==> flow/design.v <==
module PE
#(parameter DATA_WIDTH=8)
(
    clk,
    rst_n,
    en_din,
    en_win,
    data_in,
    weights_in,
    data_out,
    ready
);
input clk,rst_n;
input en_din,en_win;
input [DATA_WIDTH-1:0] data_in,weights_in;
output [2*DATA_WIDTH-1:0] data_out;   
output ready;  
wire en;
assign en = en_din & en_win;
reg [4:0] cnt;
always@(posedge clk or negedge rst_n)
begin
    if(!rst_n)
        cnt <= 'd0;
    else if(en)
    begin
        if(cnt == 27)  
            cnt <= 'd0;
        else 
            cnt <= cnt + 1'b1;
    end
    else
        cnt <= 'd0;
end
reg [2*DATA_WIDTH-1:0] sum;
always@(posedge clk or negedge rst_n)
begin
    if(!rst_n)
        sum <= 'd0;
    else if(en)
        begin
            if(cnt == 27)  
                sum <= 'd0; 
            else
                sum <= data_in * weights_in + sum;
        end
end
reg ready;
reg [2*DATA_WIDTH-1:0] data_out;
always@(posedge clk or negedge rst_n)
begin
    if(!rst_n)
    begin
        ready <= 1'b0;
        data_out <= 'd0;
    end
    else if(cnt == 27)
    begin
        ready <= 1'b1;
        data_out <= sum;
    end
    else
        ready <= 1'b0;        
end
endmodule
module input_bus
#(parameter BUS_WIDTH=8)  
(
    clk,
    rst_n,
    data,
    en,              
    data_l0,
    data_l1,
    data_l2,
    en_l0,
    en_l1,
    en_l2
);
input clk,rst_n; 
input en;                            
input [BUS_WIDTH-1:0] data;          
output en_l0,en_l1,en_l2;                            
output [BUS_WIDTH-1:0] data_l0,data_l1,data_l2;      
reg en_l0,en_l1,en_l2;
reg [BUS_WIDTH-1:0] data_l0,data_l1,data_l2;
always@(posedge clk or negedge rst_n)
begin
    if(!rst_n)
    begin
        en_l0 <= 1'b0;
        en_l1 <= 1'b0;
        en_l2 <= 1'b0;
        data_l0 <= 'd0;
        data_l1 <= 'd0;
        data_l2 <= 'd0;
    end
    else
    begin
        en_l0 <= en;
        en_l1 <= en_l0;
        en_l2 <= en_l1;
        data_l0 <= data;
        data_l1 <= data_l0;
        data_l2 <= data_l1;
    end
end
endmodule
module obuffer
#(
parameter DATA_WIDTH=8,  
parameter MEM_DATA_WIDTH=9,    
parameter MEM_ADDR_WIDTH=4    
)  
(
    clk,
    rst_n,
    p0_ready,
    p1_ready,
    p2_ready,
    p0_din,
    p1_din,
    p2_din,
    empty,
    full,
    rd_en,
    data_rdout,
    errout
);
input clk,rst_n;
input p0_ready,p1_ready,p2_ready;
input [2*DATA_WIDTH-1:0] p0_din,p1_din,p2_din;
input rd_en;
output empty,full;
output [2*DATA_WIDTH-1:0] data_rdout;
output errout;  
reg [2*DATA_WIDTH-1:0] mem[MEM_DATA_WIDTH-1:0];
reg [MEM_ADDR_WIDTH:0] wr_ptr, rd_ptr;
wire [MEM_ADDR_WIDTH-1:0] wr_addr,rd_addr;
assign wr_addr[MEM_ADDR_WIDTH-1:0] = wr_ptr[MEM_ADDR_WIDTH-1:0];
assign rd_addr[MEM_ADDR_WIDTH-1:0] = rd_ptr[MEM_ADDR_WIDTH-1:0];
always@(posedge clk or negedge rst_n)
begin
    if(!rst_n)
        wr_ptr <= 'd0;
    else if(!full & (p0_ready | p1_ready | p2_ready))
    begin
        if(wr_ptr[MEM_ADDR_WIDTH-1:0] == MEM_DATA_WIDTH-1)
            wr_ptr <= {~wr_ptr[MEM_ADDR_WIDTH],4'b0000};
        else 
            wr_ptr <= wr_ptr + 1'b1;
    end
end
always@(posedge clk or negedge rst_n)
begin
    if(!rst_n)
        rd_ptr <= 'd0;
    else if(!empty & rd_en)
    begin
        if(rd_ptr[MEM_ADDR_WIDTH-1:0] == MEM_DATA_WIDTH-1)
            rd_ptr <= {~rd_ptr[MEM_ADDR_WIDTH],4'b0000};
        else 
            rd_ptr <= rd_ptr + 1'b1;
    end
end
reg errout;
always@(posedge clk or negedge rst_n)
begin
    if(!rst_n)
        errout <= 1'b0;
    else if(!full & (p0_ready | p1_ready | p2_ready))
    begin
        case({p0_ready,p1_ready,p2_ready})
        3'b000:
            mem[wr_addr] <= mem[wr_addr];
        3'b100:
            mem[wr_addr] <= p0_din;
        3'b010:
            mem[wr_addr] <= p1_din;
        3'b001:
            mem[wr_addr] <= p2_din;
        default:
            errout <= 1'b1;
        endcase
    end
end
reg [2*DATA_WIDTH-1:0] data_rdout;
always@(posedge clk or negedge rst_n)
begin
    if(!rst_n)
        data_rdout <= 'd0;
    else if(!empty & rd_en)
        data_rdout <= mem[rd_addr];
end
assign full = (wr_ptr=={~rd_ptr[MEM_ADDR_WIDTH],rd_ptr[MEM_ADDR_WIDTH-1:0]});
assign empty = (wr_ptr==rd_ptr);
endmodule
module top(
    clk,
    rst_n,
    ifm0,
    ifm1,
    ifm2,
    ifm0_en,
    ifm1_en,
    ifm2_en,
    w0,
    w1,
    w2,
    w0_en,
    w1_en,
    w2_en,
    obf0_rd_en,
    obf1_rd_en,
    obf2_rd_en,
    obf0_empty,
    obf1_empty,
    obf2_empty,
    obf0_full,
    obf1_full,
    obf2_full,
    obf0_err,
    obf1_err,
    obf2_err,
    obf0_out,
    obf1_out,
    obf2_out
);
parameter DATA_WIDTH=8;
input clk,rst_n;
input ifm0_en,ifm1_en,ifm2_en;
input w0_en,w1_en,w2_en;
input [DATA_WIDTH-1:0] ifm0,ifm1,ifm2;
input [DATA_WIDTH-1:0] w0,w1,w2;
input obf0_rd_en,obf1_rd_en,obf2_rd_en;
output obf0_empty,obf1_empty,obf2_empty;
output obf0_full,obf1_full,obf2_full;
output obf0_err,obf1_err,obf2_err;
output [2*DATA_WIDTH-1:0] obf0_out,obf1_out,obf2_out;
wire [DATA_WIDTH-1:0] ifm0_l0,ifm0_l1,ifm0_l2;
wire ifm0_en0,ifm0_en1,ifm0_en2;
input_bus ifm_bus0(
    .clk(clk),
    .rst_n(rst_n),
    .data(ifm0),
    .en(ifm0_en),             
    .data_l0(ifm0_l0),
    .data_l1(ifm0_l1),
    .data_l2(ifm0_l2),
    .en_l0(ifm0_en0),
    .en_l1(ifm0_en1),
    .en_l2(ifm0_en2)
);
wire [DATA_WIDTH-1:0] ifm1_l0,ifm1_l1,ifm1_l2;
wire ifm1_en0,ifm1_en1,ifm1_en2;
input_bus ifm_bus1(
    .clk(clk),
    .rst_n(rst_n),
    .data(ifm1),
    .en(ifm1_en),             
    .data_l0(ifm1_l0),
    .data_l1(ifm1_l1),
    .data_l2(ifm1_l2),
    .en_l0(ifm1_en0),
    .en_l1(ifm1_en1),
    .en_l2(ifm1_en2)
);
wire [DATA_WIDTH-1:0] ifm2_l0,ifm2_l1,ifm2_l2;
wire ifm2_en0,ifm2_en1,ifm2_en2;
input_bus ifm_bus2(
    .clk(clk),
    .rst_n(rst_n),
    .data(ifm2),
    .en(ifm2_en),             
    .data_l0(ifm2_l0),
    .data_l1(ifm2_l1),
    .data_l2(ifm2_l2),
    .en_l0(ifm2_en0),
    .en_l1(ifm2_en1),
    .en_l2(ifm2_en2)
);
wire [DATA_WIDTH-1:0] w0_l0,w0_l1,w0_l2;
wire w0_en0,w0_en1,w0_en2;
input_bus w_bus0(
    .clk(clk),
    .rst_n(rst_n),
    .data(w0),
    .en(w0_en),             
    .data_l0(w0_l0),
    .data_l1(w0_l1),
    .data_l2(w0_l2),
    .en_l0(w0_en0),
    .en_l1(w0_en1),
    .en_l2(w0_en2)
);
wire [DATA_WIDTH-1:0] w1_l0,w1_l1,w1_l2;
wire w1_en0,w1_en1,w1_en2;
input_bus w_bus1(
    .clk(clk),
    .rst_n(rst_n),
    .data(w1),
    .en(w1_en),             
    .data_l0(w1_l0),
    .data_l1(w1_l1),
    .data_l2(w1_l2),
    .en_l0(w1_en0),
    .en_l1(w1_en1),
    .en_l2(w1_en2)
);
wire [DATA_WIDTH-1:0] w2_l0,w2_l1,w2_l2;
wire w2_en0,w2_en1,w2_en2;
input_bus w_bus2(
    .clk(clk),
    .rst_n(rst_n),
    .data(w2),
    .en(w2_en),             
    .data_l0(w2_l0),
    .data_l1(w2_l1),
    .data_l2(w2_l2),
    .en_l0(w2_en0),
    .en_l1(w2_en1),
    .en_l2(w2_en2)
);
wire [2*DATA_WIDTH-1:0] pe00_out,pe01_out,pe02_out,pe10_out,pe11_out,pe12_out,pe20_out,pe21_out,pe22_out;
wire pe00_rdy,pe01_rdy,pe02_rdy,pe10_rdy,pe11_rdy,pe12_rdy,pe20_rdy,pe21_rdy,pe22_rdy;
PE pe00(
    .clk(clk),
    .rst_n(rst_n),
    .en_din(ifm0_en0),
    .en_win(w0_en0),
    .data_in(ifm0_l0),
    .weights_in(w0_l0),
    .data_out(pe00_out),
    .ready(pe00_rdy)
);
PE pe01(
    .clk(clk),
    .rst_n(rst_n),
    .en_din(ifm0_en1),
    .en_win(w1_en0),
    .data_in(ifm0_l1),
    .weights_in(w1_l0),
    .data_out(pe01_out),
    .ready(pe01_rdy)
);
PE pe02(
    .clk(clk),
    .rst_n(rst_n),
    .en_din(ifm0_en2),
    .en_win(w2_en0),
    .data_in(ifm0_l2),
    .weights_in(w2_l0),
    .data_out(pe02_out),
    .ready(pe02_rdy)
);
PE pe10(
    .clk(clk),
    .rst_n(rst_n),
    .en_din(ifm1_en0),
    .en_win(w0_en1),
    .data_in(ifm1_l0),
    .weights_in(w0_l1),
    .data_out(pe10_out),
    .ready(pe10_rdy)
);
PE pe11(
    .clk(clk),
    .rst_n(rst_n),
    .en_din(ifm1_en1),
    .en_win(w1_en1),
    .data_in(ifm1_l1),
    .weights_in(w1_l1),
    .data_out(pe11_out),
    .ready(pe11_rdy)
);
PE pe12(
    .clk(clk),
    .rst_n(rst_n),
    .en_din(ifm1_en2),
    .en_win(w2_en1),
    .data_in(ifm1_l2),
    .weights_in(w2_l1),
    .data_out(pe12_out),
    .ready(pe12_rdy)
);
PE pe20(
    .clk(clk),
    .rst_n(rst_n),
    .en_din(ifm2_en0),
    .en_win(w0_en2),
    .data_in(ifm2_l0),
    .weights_in(w0_l2),
    .data_out(pe20_out),
    .ready(pe20_rdy)
);
PE pe21(
    .clk(clk),
    .rst_n(rst_n),
    .en_din(ifm2_en1),
    .en_win(w1_en2),
    .data_in(ifm2_l1),
    .weights_in(w1_l2),
    .data_out(pe21_out),
    .ready(pe21_rdy)
);
PE pe22(
    .clk(clk),
    .rst_n(rst_n),
    .en_din(ifm2_en2),
    .en_win(w2_en2),
    .data_in(ifm2_l2),
    .weights_in(w2_l2),
    .data_out(pe22_out),
    .ready(pe22_rdy)
);
obuffer obf0(
    .clk(clk),
    .rst_n(rst_n),
    .p0_ready(pe00_rdy),
    .p1_ready(pe10_rdy),
    .p2_ready(pe20_rdy),
    .p0_din(pe00_out),
    .p1_din(pe10_out),
    .p2_din(pe20_out),
    .empty(obf0_empty),
    .full(obf0_full),
    .rd_en(obf0_rd_en),
    .data_rdout(obf0_out),
    .errout(obf0_err)
);
obuffer obf1(
    .clk(clk),
    .rst_n(rst_n),
    .p0_ready(pe01_rdy),
    .p1_ready(pe11_rdy),
    .p2_ready(pe21_rdy),
    .p0_din(pe01_out),
    .p1_din(pe11_out),
    .p2_din(pe21_out),
    .empty(obf1_empty),
    .full(obf1_full),
    .rd_en(obf1_rd_en),
    .data_rdout(obf1_out),
    .errout(obf1_err)
);
obuffer obf2(
    .clk(clk),
    .rst_n(rst_n),
    .p0_ready(pe02_rdy),
    .p1_ready(pe12_rdy),
    .p2_ready(pe22_rdy),
    .p0_din(pe02_out),
    .p1_din(pe12_out),
    .p2_din(pe22_out),
    .empty(obf2_empty),
    .full(obf2_full),
    .rd_en(obf2_rd_en),
    .data_rdout(obf2_out),
    .errout(obf2_err)
);
endmodule
### Reports on top

Tool output for the design above, in the order of the flow.
Lines are those of the file above, counted from 1.
The mark - stands for no value.

| design | value |
|---|---|
| design top | top |
| clock | clk |
| library | sky130hd |
| timing corner | tt_025C_1v80 |

### Word level

Source: Yosys, flattened and elaborated. Widths are those after wreduce. Registers that Yosys merges into a memory's read port (data or address) are not register bits. Print and check cells do not count.

| bit counts | value |
|---|---|
| input port bits | 59 |
| memory bits (read-only) | 0 |
| word width x clocked read ports | 0 |
| bits in latches | 0 |
| register bits | 1017 |
| memories | 0 |
| bits in writable memories | 0 |

| cells by class | value |
|---|---|
| magnitude comparators | 0 |
| add/sub/neg operators | 24 |
| bitwise logic cells | 30 |
| equal/unequal tests | 180 |
| shift-type cells | 0 |
| div/mod/pow operators | 0 |
| muxes and demuxes | 183 |
| $mul | 9 |
| reduce/logical cells | 51 |

Operator list:

| operator | count |
|---|---|
| 16-bit two-way mux | 117 |
| 16-bit parallel mux with 4-bit select | 27 |
| 8-bit by 8-bit multiplier with 16-bit output | 9 |
| 16-bit parallel mux with 9-bit select | 3 |
| 16-bit parallel mux with 8-bit select | 3 |
| 2-bit by 1-bit inequality test with 1-bit output with constant B | 108 |
| 7-bit AND reduction | 27 |
| 16-bit adder | 9 |
| 5-bit two-way mux | 24 |
| 4-bit by 3-bit equality test with 1-bit output with constant B | 24 |
| 5-bit by 1-bit adder with 5-bit output with constant B | 15 |
| 4-bit by 2-bit equality test with 1-bit output with constant B | 12 |
| 5-bit equality test with constant B | 9 |
| 5-bit equality test | 6 |
| 4-bit by 1-bit equality test with 1-bit output with constant B | 6 |
| 4-bit equality test with constant B | 6 |
| 4-bit zero test | 6 |
| 1-bit AND | 15 |
| 4-bit nonzero test | 3 |
| 4-bit OR reduction | 3 |
| 1-bit NOT | 9 |
| 3-bit by 1-bit equality test with 1-bit output with constant B | 3 |
| 3-bit by 2-bit equality test with 1-bit output with constant B | 3 |
| 3-bit equality test with constant B | 3 |
| 3-bit zero test | 3 |
| 1-bit two-way mux | 9 |
| 1-bit OR | 6 |
| 1-bit zero test | 6 |
| 2-bit AND reduction | 3 |

### Logic depth

Depth = most cells in a row (Yosys ltp): at word level without a register or memory, in the mapped netlist without a sequential cell, where the memories' decode and read muxes count.

| depth | value |
|---|---|
| depth in word-level cells | 5 |
| ABC_AREA | 0 |
| gate-level depth with buffers | 18 |

### Netlist

Source: synth_stat.txt of the flow (Yosys; design flattened, memories mapped). It holds for the ABC_AREA given above (unset counts as 0); a run with the other value may have another netlist.

Cells by type:

| cell type | count |
|---|---|
| sky130_fd_sc_hd__dfrtp_1 | 585 |
| sky130_fd_sc_hd__edfxtp_1 | 432 |
| sky130_fd_sc_hd__fa_1 | 450 |
| sky130_fd_sc_hd__ha_1 | 348 |
| sky130_fd_sc_hd__inv_1 | 921 |
| sky130_fd_sc_hd__nand2_1 | 912 |
| sky130_fd_sc_hd__and2_1 | 328 |
| sky130_fd_sc_hd__o21ai_0 | 296 |
| sky130_fd_sc_hd__a22oi_1 | 151 |
| sky130_fd_sc_hd__a222oi_1 | 108 |
| sky130_fd_sc_hd__a21oi_1 | 162 |
| sky130_fd_sc_hd__clkbuf_1 | 208 |
| sky130_fd_sc_hd__nor2_1 | 200 |
| sky130_fd_sc_hd__a221oi_1 | 76 |
| sky130_fd_sc_hd__xnor2_1 | 72 |
| sky130_fd_sc_hd__a21o_1 | 60 |
| sky130_fd_sc_hd__xor2_1 | 43 |
| sky130_fd_sc_hd__a211oi_1 | 46 |

Other cell types: 62; their cells: 672.

| synthesis totals | value |
|---|---|
| sequential area | 27611.5 um2 |
| mapped flip-flops | 1017 |
| mapped cells | 6070 |
| synthesis area | 63318.2 um2 |

The figures by module come from a second, unflattened synthesis with its own total; it is not the netlist above.

| unflattened totals | value |
|---|---|
| cells (unflattened synthesis) | 6231 |
| area (unflattened synthesis) | 65061.1 um2 |

Each row is one instance without its submodules.

By module:

| module | area (um2) | times used | cells | seq. area (um2) |
|---|---|---|---|---|
| PE | 3987.6 | 9 | 445 | 950.9 |
| obuffer | 8373.0 | 3 | 688 | 4999.8 |
| input_bus | 675.6 | 6 | 27 | 675.6 |
| top | 0.0 | 1 | 0 | 0.0 |

### Timing after synthesis

Path of least setup slack by OpenSTA after synthesis, without wires, with an ideal clock, recovery checks aside; 20% of the period is set as input and as output delay. Where synthesis merged equal registers, the netlist keeps one of their names.

| timing after synthesis | value |
|---|---|
| kind | register to register |
| from | reg ifm_bus1.data_l0[5] |
| to | reg pe10.sum[15] |
| arrival time | 4.256 ns |
| stages | 16 |
| setup slack | 0.623 ns |
| time at the first pin | 0.000 ns |
| data required time | 4.878 ns |
| path buffers | 1 |
| path delay | 4.378 ns |
| period | 5.0 ns |
| synthesis period reached | 4.377 ns |

"path delay" is the arrival time less input delay plus setup time.
"stages" counts driving pins, that of a launching flip-flop among them; a cell with two outputs on the path counts twice.
"synthesis period reached" is the clock period less the worst setup slack; recovery checks do not enter. This is arithmetic on one report: input and output delays are still those of the set period (20% each).
Between the ends stands the longest chain of elaborated cells between them, by number of cells; it is not shown to be the way that was timed. Of several equally long chains one is given.
Each line given opens the expression or statement behind the cell; cells for indexed reads and writes are added by Yosys, which also makes memories of some case tables.
At most two assigning lines are given for a register; there are more.

| between the ends, after synthesis | value |
|---|---|
| cell sequence | sky130_fd_sc_hd__dfrtp_1 > sky130_fd_sc_hd__clkbuf_1 > sky130_fd_sc_hd__and2_1 > sky130_fd_sc_hd__fa_1 > sky130_fd_sc_hd__fa_1 > sky130_fd_sc_hd__fa_1 > sky130_fd_sc_hd__inv_1 > sky130_fd_sc_hd__fa_1 > sky130_fd_sc_hd__inv_1 > sky130_fd_sc_hd__ha_1 > sky130_fd_sc_hd__a21o_1 > sky130_fd_sc_hd__a21o_1 > sky130_fd_sc_hd__a211oi_1 > sky130_fd_sc_hd__nor2_1 > sky130_fd_sc_hd__or4_1 > sky130_fd_sc_hd__a32o_1 |
| length of the longest elaborated chain | 3 |
| elaborated cells on any way between the ends | 3 |
| RTL lines with such cells | 2 |
| those cells by class | 1 x add/sub; 1 x mul; 1 x mux |

Ends and longest elaborated chain, after synthesis:

| element | line | RTL |
|---|---|---|
| from (decl) | 84 | `output [BUS_WIDTH-1:0] data_l0,data_l1,data_l2;` |
| from (assign) | 94 | `data_l0 <= 'd0;` |
| from (assign) | 103 | `data_l0 <= data;` |
| 8-bit by 8-bit multiplier with 16-bit output | 45 | `sum <= data_in * weights_in + sum;` |
| 16-bit adder | 45 |  |
| 16-bit two-way mux | 42 | `if(cnt == 27)` |
| to (assign) | 43 | `sum <= 'd0;` |
| to (assign) | 45 |  |
| to (decl) | 35 | `reg [2*DATA_WIDTH-1:0] sum;` |

### Worst path after layout

From the final timing report of flow run A: the path of least setup slack in the routed layout; clock arrival at registers is part of the times.

| timing after layout | value |
|---|---|
| kind | register to register |
| from | reg ifm_bus0.data_l0[4] |
| to | reg pe00.sum[14] |
| setup slack | 0.28 ns |
| arrival time | 5.34 ns |
| path buffers | 0 |
| period | 5.03 ns |
| stages | 15 |
| data required time | 5.62 ns |
| time at the first pin | 0.67 ns |

Between the ends stands the longest chain of elaborated cells between them, by number of cells; it is not shown to be the way that was timed. Of several equally long chains one is given.
At most two assigning lines are given for a register; there are more.

| between the ends, after layout | value |
|---|---|
| cell sequence | sky130_fd_sc_hd__dfrtp_1 > sky130_fd_sc_hd__and2_1 > sky130_fd_sc_hd__fa_1 > sky130_fd_sc_hd__fa_1 > sky130_fd_sc_hd__fa_1 > sky130_fd_sc_hd__inv_1 > sky130_fd_sc_hd__fa_1 > sky130_fd_sc_hd__inv_1 > sky130_fd_sc_hd__ha_1 > sky130_fd_sc_hd__a21o_1 > sky130_fd_sc_hd__a21o_1 > sky130_fd_sc_hd__a21o_1 > sky130_fd_sc_hd__a221o_1 > sky130_fd_sc_hd__a211o_1 > sky130_fd_sc_hd__o211ai_1 |
| length of the longest elaborated chain | 3 |
| elaborated cells on any way between the ends | 3 |
| RTL lines with such cells | 2 |
| those cells by class | 1 x add/sub; 1 x mul; 1 x mux |

Ends and longest elaborated chain, after layout:

| element | line | RTL |
|---|---|---|
| from (decl) | 84 | `output [BUS_WIDTH-1:0] data_l0,data_l1,data_l2;` |
| from (assign) | 94 | `data_l0 <= 'd0;` |
| from (assign) | 103 | `data_l0 <= data;` |
| 8-bit by 8-bit multiplier with 16-bit output | 45 | `sum <= data_in * weights_in + sum;` |
| 16-bit adder | 45 |  |
| 16-bit two-way mux | 42 | `if(cnt == 27)` |
| to (assign) | 43 | `sum <= 'd0;` |
| to (assign) | 45 |  |
| to (decl) | 35 | `reg [2*DATA_WIDTH-1:0] sum;` |

Add stored flow runs of top

Design top on sky130hd. What follows are 7 stored runs of the flow, each under its own settings; their order means nothing. The constraints put input and output delay at 20% of the set period each and load the outputs with 0.01 pF.
"reached clock period" is the run's clock period less its worst setup slack. It is reckoned from that one timing run; input and output delays stay at 20% of the period that was set.
"worst path time" = time allowed to the worst setup path (clock period - input delay - output delay, where it has them) - its slack; a late launch clock adds to it, a late capture clock takes from it.
By "overall power" is meant OpenSTA's value without simulated activity: inputs other than the clock are taken to toggle once in ten clock periods, and the tool carries that through the logic.
Settings: . = not set for that run.
Among the results, . means that no value is shown for the run.

| run | CAP_MARGIN | CORE_MARGIN | CORE_UTILIZATION | CTS_CLUSTER_DIAMETER | CTS_CLUSTER_SIZE | GPL_ROUTABILITY_DRIVEN | MAX_ROUTING_LAYER | MIN_ROUTING_LAYER | PLACE_DENSITY_LB_ADDON | period_ns | SLEW_MARGIN | ABC_AREA | CELL_PAD_IN_SITES_DETAIL_PLACEMENT | CELL_PAD_IN_SITES_GLOBAL_PLACEMENT | HOLD_SLACK_MARGIN | SETUP_SLACK_MARGIN | TNS_END_PERCENT | CORE_ASPECT_RATIO | GPL_TIMING_DRIVEN | area inside the die boundary (um2) | final design utilization (%) | post-route setup TNS (ns) | overall power (mW) | standard-cell area after routing (um2) | smallest setup slack (ns) | area of the synthesized netlist (um2) | worst path time (ns) | critical path kind | reached clock period (ns) |
|---|---|---|---|---|---|---|---|---|---|---|---|---|---|---|---|---|---|---|---|---|---|---|---|---|---|---|---|---|---|
| flow run A | 5 | 5 | 41 | 356 | 34 | 0 | met4 | met1 | 0.07 | 5.03 | 20 | . | . | . | . | . | . | . | . | 162393.0 | 44.3 | 0.000 | 30.650 | 68145.4 | 0.281 | 63318.2 | 4.75 | register to register | 4.749 |
| flow run B | 20 | 6 | 25 | 202 | 70 | 1 | . | met1 | 0.26 | 3.57 | 20 | 1 | 2 | 1 | 0.07 | 0.26 | 100 | . | . | 283258.0 | 31.3 | -23.804 | 78.648 | 83969.3 | -0.449 | 67657.4 | 4.02 | register to register | 4.019 |
| flow run C | 20 | 6 | 25 | 97 | 91 | 1 | met4 | met1 | 0.26 | 3.57 | 20 | 1 | 2 | 1 | 0.07 | . | 45 | 1.04 | . | 283263.0 | 31.2 | -20.311 | 77.473 | 83845.4 | -0.390 | 67657.4 | 3.96 | register to register | 3.960 |
| flow run D | 5 | 2 | 44 | 118 | 64 | . | . | . | 0.07 | 3.99 | 20 | . | . | 0 | . | 0.27 | . | . | . | 146957.0 | 53.0 | -9.324 | 51.875 | 75961.6 | -0.359 | 63318.2 | 4.35 | register to register | 4.349 |
| flow run E | 20 | 2 | 39 | 400 | . | . | . | . | 0.16 | 5.51 | 20 | . | . | . | . | . | 15 | . | . | 165592.0 | 44.0 | 0.000 | 32.155 | 70839.2 | 0.737 | 63318.2 | 4.77 | register to register | 4.773 |
| flow run F | 20 | 2 | 25 | 220 | 70 | 0 | . | met2 | 0.26 | 3.57 | 20 | 1 | 0 | 1 | 0.07 | 0.26 | 30 | . | . | 274807.0 | 30.1 | -17.788 | 67.925 | 80863.8 | -0.380 | 67657.4 | 3.95 | register to register | 3.950 |
| flow run G | 20 | 6 | 67 | . | . | . | met4 | . | 0.21 | 7.56 | 20 | . | . | 3 | . | 0.31 | . | . | 1 | . | . | . | . | . | . | . | . | . | . |

Flow run G: not finished: placement ended with error FLW-0024
